==> flow/design.v <==
`timescale 1ns / 1ps
module main(
    input clk,rst,start,
    input [3:0]ip,
    output reg [59:0]ans,
    output reg finish
    );
    parameter [6:0]addr_max=100;
    reg [59:0]max,adder;
    reg [3:0]bram[addr_max-1:0];
    reg [6:0]addr,index,index_max;
    reg [3:0]state;
    always @(posedge clk)
    begin
        if(rst)
        begin
            addr<=0;ans<=0;max<=0;
            index<=0;index_max<=addr_max-12;
            state<=0;
            finish<=1;
        end
        else 
        begin
            case(state)
            0:
            begin
                addr<=0;ans<=adder;max<=0;
                index<=0;index_max<=addr_max-12;
                if(start)
                begin
                    finish<=0;
                    state<=1;
                end
                else finish<=1;
            end
            1:
            begin
                if(addr>=addr_max)
                begin
                    state<=2;
                    addr<=0;
                end
                else 
                begin
                    bram[addr]<=ip;
                    addr<=addr+1;
                end
            end
            2:
            begin
                if(addr<=index_max) 
                begin
                    if(bram[addr]>max[3:0])
                    begin
                        index<=addr;    
                        max[3:0]<=bram[addr];
                    end
                    addr<=addr+1;
                end
                else
                begin
                    addr<=index+1;
                    if(index_max>=99)state<=0;
                    else 
                    begin
                        index_max<=index_max+1;       
                        max<=max<<4;
                    end
                end
            end
            endcase        
        end   
    end
    reg [15:0]c;
    wire [15:0]cin={c[15:1],1'b0};
    genvar i;
    generate 
        for(i=1;i<16;i=i+1)
        begin:bcd_adder
            always @(*)
            begin
                if(rst) 
                begin
                    adder[4*i-1:4*(i-1)]=0;
                    c[i]=0;
                end
                else if(cin[i-1]+max[4*i-1:4*(i-1)]+ans[4*i-1:4*(i-1)]>9)
                begin
                    adder[4*i-1:4*(i-1)]=cin[i-1]+ans[4*i-1:4*(i-1)]+max[4*i-1:4*(i-1)]-10;
                    c[i]=1;
                end
                else
                begin
                    adder[4*i-1:4*(i-1)]=cin[i-1]+ans[4*i-1:4*(i-1)]+max[4*i-1:4*(i-1)];
                    c[i]=0;
                end
            end
        end
    endgenerate
endmodule
# [From RTL to reports: main]
# The steps from the RTL of main to its reports follow in flow order.
# Lines are those of the file above, counted from 1.
# Operators: Yosys type, input widths -> output width; for muxes data width and select width s.
# Cell names lack the library's common part.
# The mark - stands for no value.
[inputs] top="main" clk_port="clk" lib="sky130hd" pvt_corner="tt_025C_1v80"

# [After elaboration]
# Counts by Yosys on the flattened word-level netlist (proc, flatten, opt, wreduce; memories kept). Print and check cells are left out.
# Yosys's memory passes give these memory sizes; they may raise the number of words (mostly to a power of two), join words into wider ones and drop unused or constant bits.
[bits] mem_bits_rw=400 clocked_rd_ports_x_width=4 reg_bits=146 out_inout_bits=61 in_bits=7 wordCells=227 n_memories=1
[op_classes] cmp=19 n_addsub=105 equal=11 n_mux=76 n_reduce_logical=7
[mem_list] name="bram" words=100 width=4 rd=1 write_ports=1 line_no=10 rtl="reg [3:0]bram[addr_max-1:0];"
[ops] op="$add 4x4->4" count=30
[ops] op="$add 1x4->4" count=28
[ops] op="$pmux 56 s2" count=1
[ops] op="$mux 56" count=2
[ops] op="$mux 4" count=25
[ops] op="$add 5x4->6" count=14
[ops] op="$gt 6x4->1 const B" count=14
[ops] op="$mux 7" count=11
[ops] op="$add 1x4->5" count=14
[ops] op="$sub 4x4->4 const B" count=15
[ops] op="$mux 1" count=32
[ops] op="$pmux 7 s2" count=2
[ops] op="$add 7x1->7 const B" count=3
[ops] op="$pmux 7 s3" count=1
[ops] op="$ne 2x2->1 const B" count=7
[ops] op="$ge 7x7->1 const B" count=2
[ops] op="$pmux 4 s3" count=1
[ops] op="$reduce_and 3->1" count=3
[ops] op="$pmux 4 s2" count=1
[ops] op="$le 7x7->1" count=1
[ops] op="$ne 3x3->1 const B" count=2
[ops] op="$add 4x4->5" count=1
[ops] op="$gt 5x4->1 const B" count=1
[ops] op="$reduce_and 5->1" count=1
[ops] op="$eq 4x1->1 const B" count=1
[ops] op="$eq 4x2->1 const B" count=1
[ops] op="$gt 4x4->1" count=1
[ops] op="$logic_not 4->1" count=1
# Not listed: further kinds 2, cells in them 2.

# [Longest topological paths]
# Depth = most cells in a row (Yosys ltp): at word level without a register or memory, in the mapped netlist without a sequential cell, where the memories' decode and read muxes count.
[depth] ltp_word=73 abc_area=0 mapped_depth=120 ltp_nobuf=120

# [Netlist]
# Source: synth_stat.txt of the flow (Yosys; design flattened, memories mapped). It holds for the ABC_AREA given above (unset counts as 0); a run with the other value may have another netlist.
[types] type="edfxtp_1" count=400 area_total_um2=1.2E+04
[types] type="dfxtp_1" count=152 area_total_um2=3.04E+03
[types] type="mux4_2" count=98 area_total_um2=2.21E+03
[types] type="ha_1" count=106 area_total_um2=1.33E+03
[types] type="fa_1" count=44 area_total_um2=880.845
[types] type="nor2_1" count=209 area_total_um2=784.502
[types] type="inv_1" count=162 area_total_um2=608.083
[types] type="nand2_1" count=143 area_total_um2=536.765
[types] type="a21oi_1" count=103 area_total_um2=515.494
[types] type="nand3_1" count=93 area_total_um2=465.446
[types] type="xnor2_1" count=40 area_total_um2=350.336
[types] type="a211oi_1" count=44 area_total_um2=330.317
[types] type="mux2i_1" count=33 area_total_um2=330.317
[types] type="a22oi_1" count=37 area_total_um2=277.766
[types] type="clkbuf_1" count=51 area_total_um2=191.434
[types] type="xor2_1" count=18 area_total_um2=157.651
[types] type="nor2b_1" count=21 area_total_um2=131.376
[types] type="nor3b_1" count=17 area_total_um2=127.622
# Other cell types: 45; their cells: 236.
[mapped] yosys_area_um2=25957.4 buf_cells=97 flip_flops=552 cell_count=2007 seqArea_um2=15054.4

# [Path before layout]
# Path of least setup slack by OpenSTA after synthesis, without wires, with an ideal clock, recovery checks aside; 20% of the period is set as input and as output delay. Where synthesis merged equal registers, the netlist keeps one of their names.
[synth_path] kind="input to register" startpoint="input rst" endpoint="register ans[58]" stages=103 tclk_ns=25.0 in_delay_ns=5.000 path_slack_ns=-1.900 delay_ns=21.899 setup_ns=0.133 n_path_buf=2 required_ns=24.867 launch_ns=5.000 arrival_ns=26.766 synth_period_reached_ns=26.9
# "delay_ns" = arrival - input delay + setup time.
# "stages": output pins that drive a net of the path, with the launching flip-flop's if there is one; two outputs of one cell count as two.
# "synth_period_reached_ns" is the clock period less the worst setup slack; recovery checks do not enter. This is arithmetic on one report: input and output delays are still those of the set period (20% each).
# Between the ends stands the longest chain of elaborated cells between them, by number of cells; it is not shown to be the way that was timed. Of several equally long chains one is given.
# Each line given opens the expression or statement behind the cell; cells for indexed reads and writes are added by Yosys, which also makes memories of some case tables.
[synth_between] cell_sequence="clkbuf_1 inv_1 clkbuf_1 nand2_1 fa_1 inv_1 fa_1 xor2_1 nor2_1 o31ai_1 nand2_1 fa_1 inv_1 fa_1 xor2_1 nor2_1 o31ai_1 nand2_1 (+67 left out) nor2_1 o31ai_1 nand2_1 fa_1 inv_1 fa_1 xor2_1 nor2_1 o31ai_1 nand2_1 fa_1 inv_1 fa_1 xor2_1 nor2_1 o31ai_1 mux2i_1 o22ai_1" elab_chain_len=70 cone_cells=75 lines_between=4 cone_classes="add/sub (33); compare (14); mux (28)"
[synth_lines] item="start, declared" line_no=3 rtl="input clk,rst,start,"
[synth_lines] item="$mux 1" line_no=82 rtl="if(rst)"
[synth_lines] item="$add 1x4->5" line_no=87 rtl="else if(cin[i-1]+max[4*i-1:4*(i-1)]+ans[4*i-1:4*(i-1)]>9)"
[synth_lines] item="$add 5x4->6" line_no=87
[synth_lines] item="$gt 6x4->1" line_no=87
[synth_lines] item="$mux 1" line_no=87
[synth_lines] item="$mux 1" line_no=82
[synth_lines] item="$add 1x4->5" line_no=87
[synth_lines] item="(+56 left out)"
[synth_lines] item="$gt 6x4->1" line_no=87
[synth_lines] item="$mux 1" line_no=87
[synth_lines] item="$mux 1" line_no=82
[synth_lines] item="$add 1x4->4" line_no=89 rtl="adder[4*i-1:4*(i-1)]=cin[i-1]+ans[4*i-1:4*(i-1)]+max[4*i-1:4*(i-1)]-10;"
[synth_lines] item="$add 4x4->4" line_no=89
[synth_lines] item="$sub 4x4->4" line_no=89
[synth_lines] item="$mux 4" line_no=87
[synth_lines] item="end, assigned" line_no=17 rtl="addr<=0;ans<=0;max<=0;"
[synth_lines] item="end, assigned" line_no=27 rtl="addr<=0;ans<=adder;max<=0;"
[synth_lines] item="end, declared" line_no=5 rtl="output reg [59:0]ans,"

# [Path in the finished layout]
# Path of least setup slack in the final report of run 1 (OpenROAD, finished layout, wires in). Where an end is a register, its clock arrival counts in the times.
[layout_path] kind="input to register" startpoint="input rst" endpoint="register ans[58]" n_path_buf=1 required_ns=22.85 in_delay_ns=4.48 stages=99 arrival_ns=22.35 launch_ns=4.48 setup_ns=0.14 tclk_ns=22.4 path_slack_ns=0.51
# Between the ends stands the longest chain of elaborated cells between them, by number of cells; it is not shown to be the way that was timed. Of several equally long chains one is given.
[layout_between] cell_sequence="buf_6 inv_8 nand2_2 fa_2 inv_2 fa_2 xor2_2 nor2_1 o31ai_4 nand2_1 fa_2 inv_2 fa_2 xor2_1 nor2_1 o31ai_4 nand2_1 fa_2 (+63 left out) nor2_1 o31ai_4 nand2_1 fa_2 inv_2 fa_2 xor2_2 nor2_1 o31ai_4 nand2_2 fa_2 inv_2 fa_2 xor2_2 nor2_1 o31ai_2 mux2i_1 o22ai_1" elab_chain_len=70 cone_cells=75 lines_between=4 cone_classes="add/sub (33); compare (14); mux (28)"
[layout_lines] item="start, declared" line_no=3 rtl="input clk,rst,start,"
[layout_lines] item="$mux 1" line_no=82 rtl="if(rst)"
[layout_lines] item="$add 1x4->5" line_no=87 rtl="else if(cin[i-1]+max[4*i-1:4*(i-1)]+ans[4*i-1:4*(i-1)]>9)"
[layout_lines] item="$add 5x4->6" line_no=87
[layout_lines] item="$gt 6x4->1" line_no=87
[layout_lines] item="$mux 1" line_no=87
[layout_lines] item="$mux 1" line_no=82
[layout_lines] item="$add 1x4->5" line_no=87
[layout_lines] item="(+56 left out)"
[layout_lines] item="$gt 6x4->1" line_no=87
[layout_lines] item="$mux 1" line_no=87
[layout_lines] item="$mux 1" line_no=82
[layout_lines] item="$add 1x4->4" line_no=89 rtl="adder[4*i-1:4*(i-1)]=cin[i-1]+ans[4*i-1:4*(i-1)]+max[4*i-1:4*(i-1)]-10;"
[layout_lines] item="$add 4x4->4" line_no=89
[layout_lines] item="$sub 4x4->4" line_no=89
[layout_lines] item="$mux 4" line_no=87
[layout_lines] item="end, assigned" line_no=17 rtl="addr<=0;ans<=0;max<=0;"
[layout_lines] item="end, assigned" line_no=27 rtl="addr<=0;ans<=adder;max<=0;"
[layout_lines] item="end, declared" line_no=5 rtl="output reg [59:0]ans,"

# Measured results for main: 5 stored runs of the Yosys and OpenROAD flow on sky130hd. The settings differ; the order carries no meaning. The constraints put input and output delay at 20% of the set period each and load the outputs with 0.01 pF.
# By "worstPathTime_ns" is meant the share of the clock period that the worst setup path is allowed (20% is reserved at inputs, 20% at outputs), minus its slack. Clock arrival times at its registers enter into it.
# "power_uw" rests on the timing tool's default activity at the inputs, not on a simulated workload.
run="run 1" settings CAP_MARGIN=15 CORE_MARGIN=10 CORE_UTILIZATION=32 CTS_CLUSTER_DIAMETER=387 MIN_ROUTING_LAYER="met2" PLACE_DENSITY_LB_ADDON=0.1 SLEW_MARGIN=35 TNS_END_PERCENT=20 period_ns=22.4
run="run 1" results worstPathTime_ns=17.41 worst_setup_path_type="input to register" ys_area_um2=25957.4 ws_hold_ns=0.471 power_uw=2362 die_area_um2=92909.1 fin_ws_ns=0.505 finish.utilization_pct=38.0 stdcell_area_um2=30590.6
run="run 2" settings CAP_MARGIN=0 CELL_PAD_IN_SITES_DETAIL_PLACEMENT=2 CORE_ASPECT_RATIO=1.62 CORE_MARGIN=7 CORE_UTILIZATION=45 CTS_CLUSTER_DIAMETER=207 CTS_CLUSTER_SIZE=87 GPL_ROUTABILITY_DRIVEN=0 GPL_TIMING_DRIVEN=0 HOLD_SLACK_MARGIN=-0.06 PLACE_DENSITY=0.48 SETUP_SLACK_MARGIN=3.14 SLEW_MARGIN=10 TNS_END_PERCENT=45 period_ns=25.0
run="run 2" results worstPathTime_ns=17.62 worst_setup_path_type="input to register" ys_area_um2=25957.4 ws_hold_ns=0.490 power_uw=1498 die_area_um2=64799.6 fin_ws_ns=2.376 finish.utilization_pct=51.1 stdcell_area_um2=29045.4
run="run 3" settings CELL_PAD_IN_SITES_DETAIL_PLACEMENT=1 CORE_MARGIN=7 CTS_CLUSTER_SIZE=80 SLEW_MARGIN=25 period_ns=35.4 CAP_MARGIN=20 CORE_UTILIZATION=40
run="run 3" results worstPathTime_ns=25.22 worst_setup_path_type="input to register" ys_area_um2=25957.4 ws_hold_ns=0.466 power_uw=1388 die_area_um2=72221.2 fin_ws_ns=3.103 finish.utilization_pct=45.5 stdcell_area_um2=29269.3
run="run 4" settings CAP_MARGIN=10 CELL_PAD_IN_SITES_DETAIL_PLACEMENT=0 CORE_ASPECT_RATIO=1.29 CORE_MARGIN=9 CORE_UTILIZATION=67 CTS_CLUSTER_DIAMETER=326 MAX_ROUTING_LAYER="met4" PLACE_DENSITY_LB_ADDON=0.06 SETUP_SLACK_MARGIN=5.0 SLEW_MARGIN=20 period_ns=28.3
run="run 4" results worstPathTime_ns=17.19 worst_setup_path_type="input to register" ys_area_um2=25957.4 ws_hold_ns=0.466 power_uw=1670 die_area_um2=46209.5 fin_ws_ns=5.446 finish.utilization_pct=76.9 stdcell_area_um2=29303.1
run="run 5" settings CAP_MARGIN=0 CORE_UTILIZATION=40 GPL_TIMING_DRIVEN=0 HOLD_SLACK_MARGIN=-0.06 TNS_END_PERCENT=45 period_ns=25.0 CORE_MARGIN=2 SLEW_MARGIN=20
run="run 5" results worstPathTime_ns=19.07 worst_setup_path_type="input to register" ys_area_um2=25957.4 ws_hold_ns=0.465 power_uw=2025 die_area_um2=66946.4 fin_ws_ns=0.933 finish.utilization_pct=47.0 stdcell_area_um2=30262.8
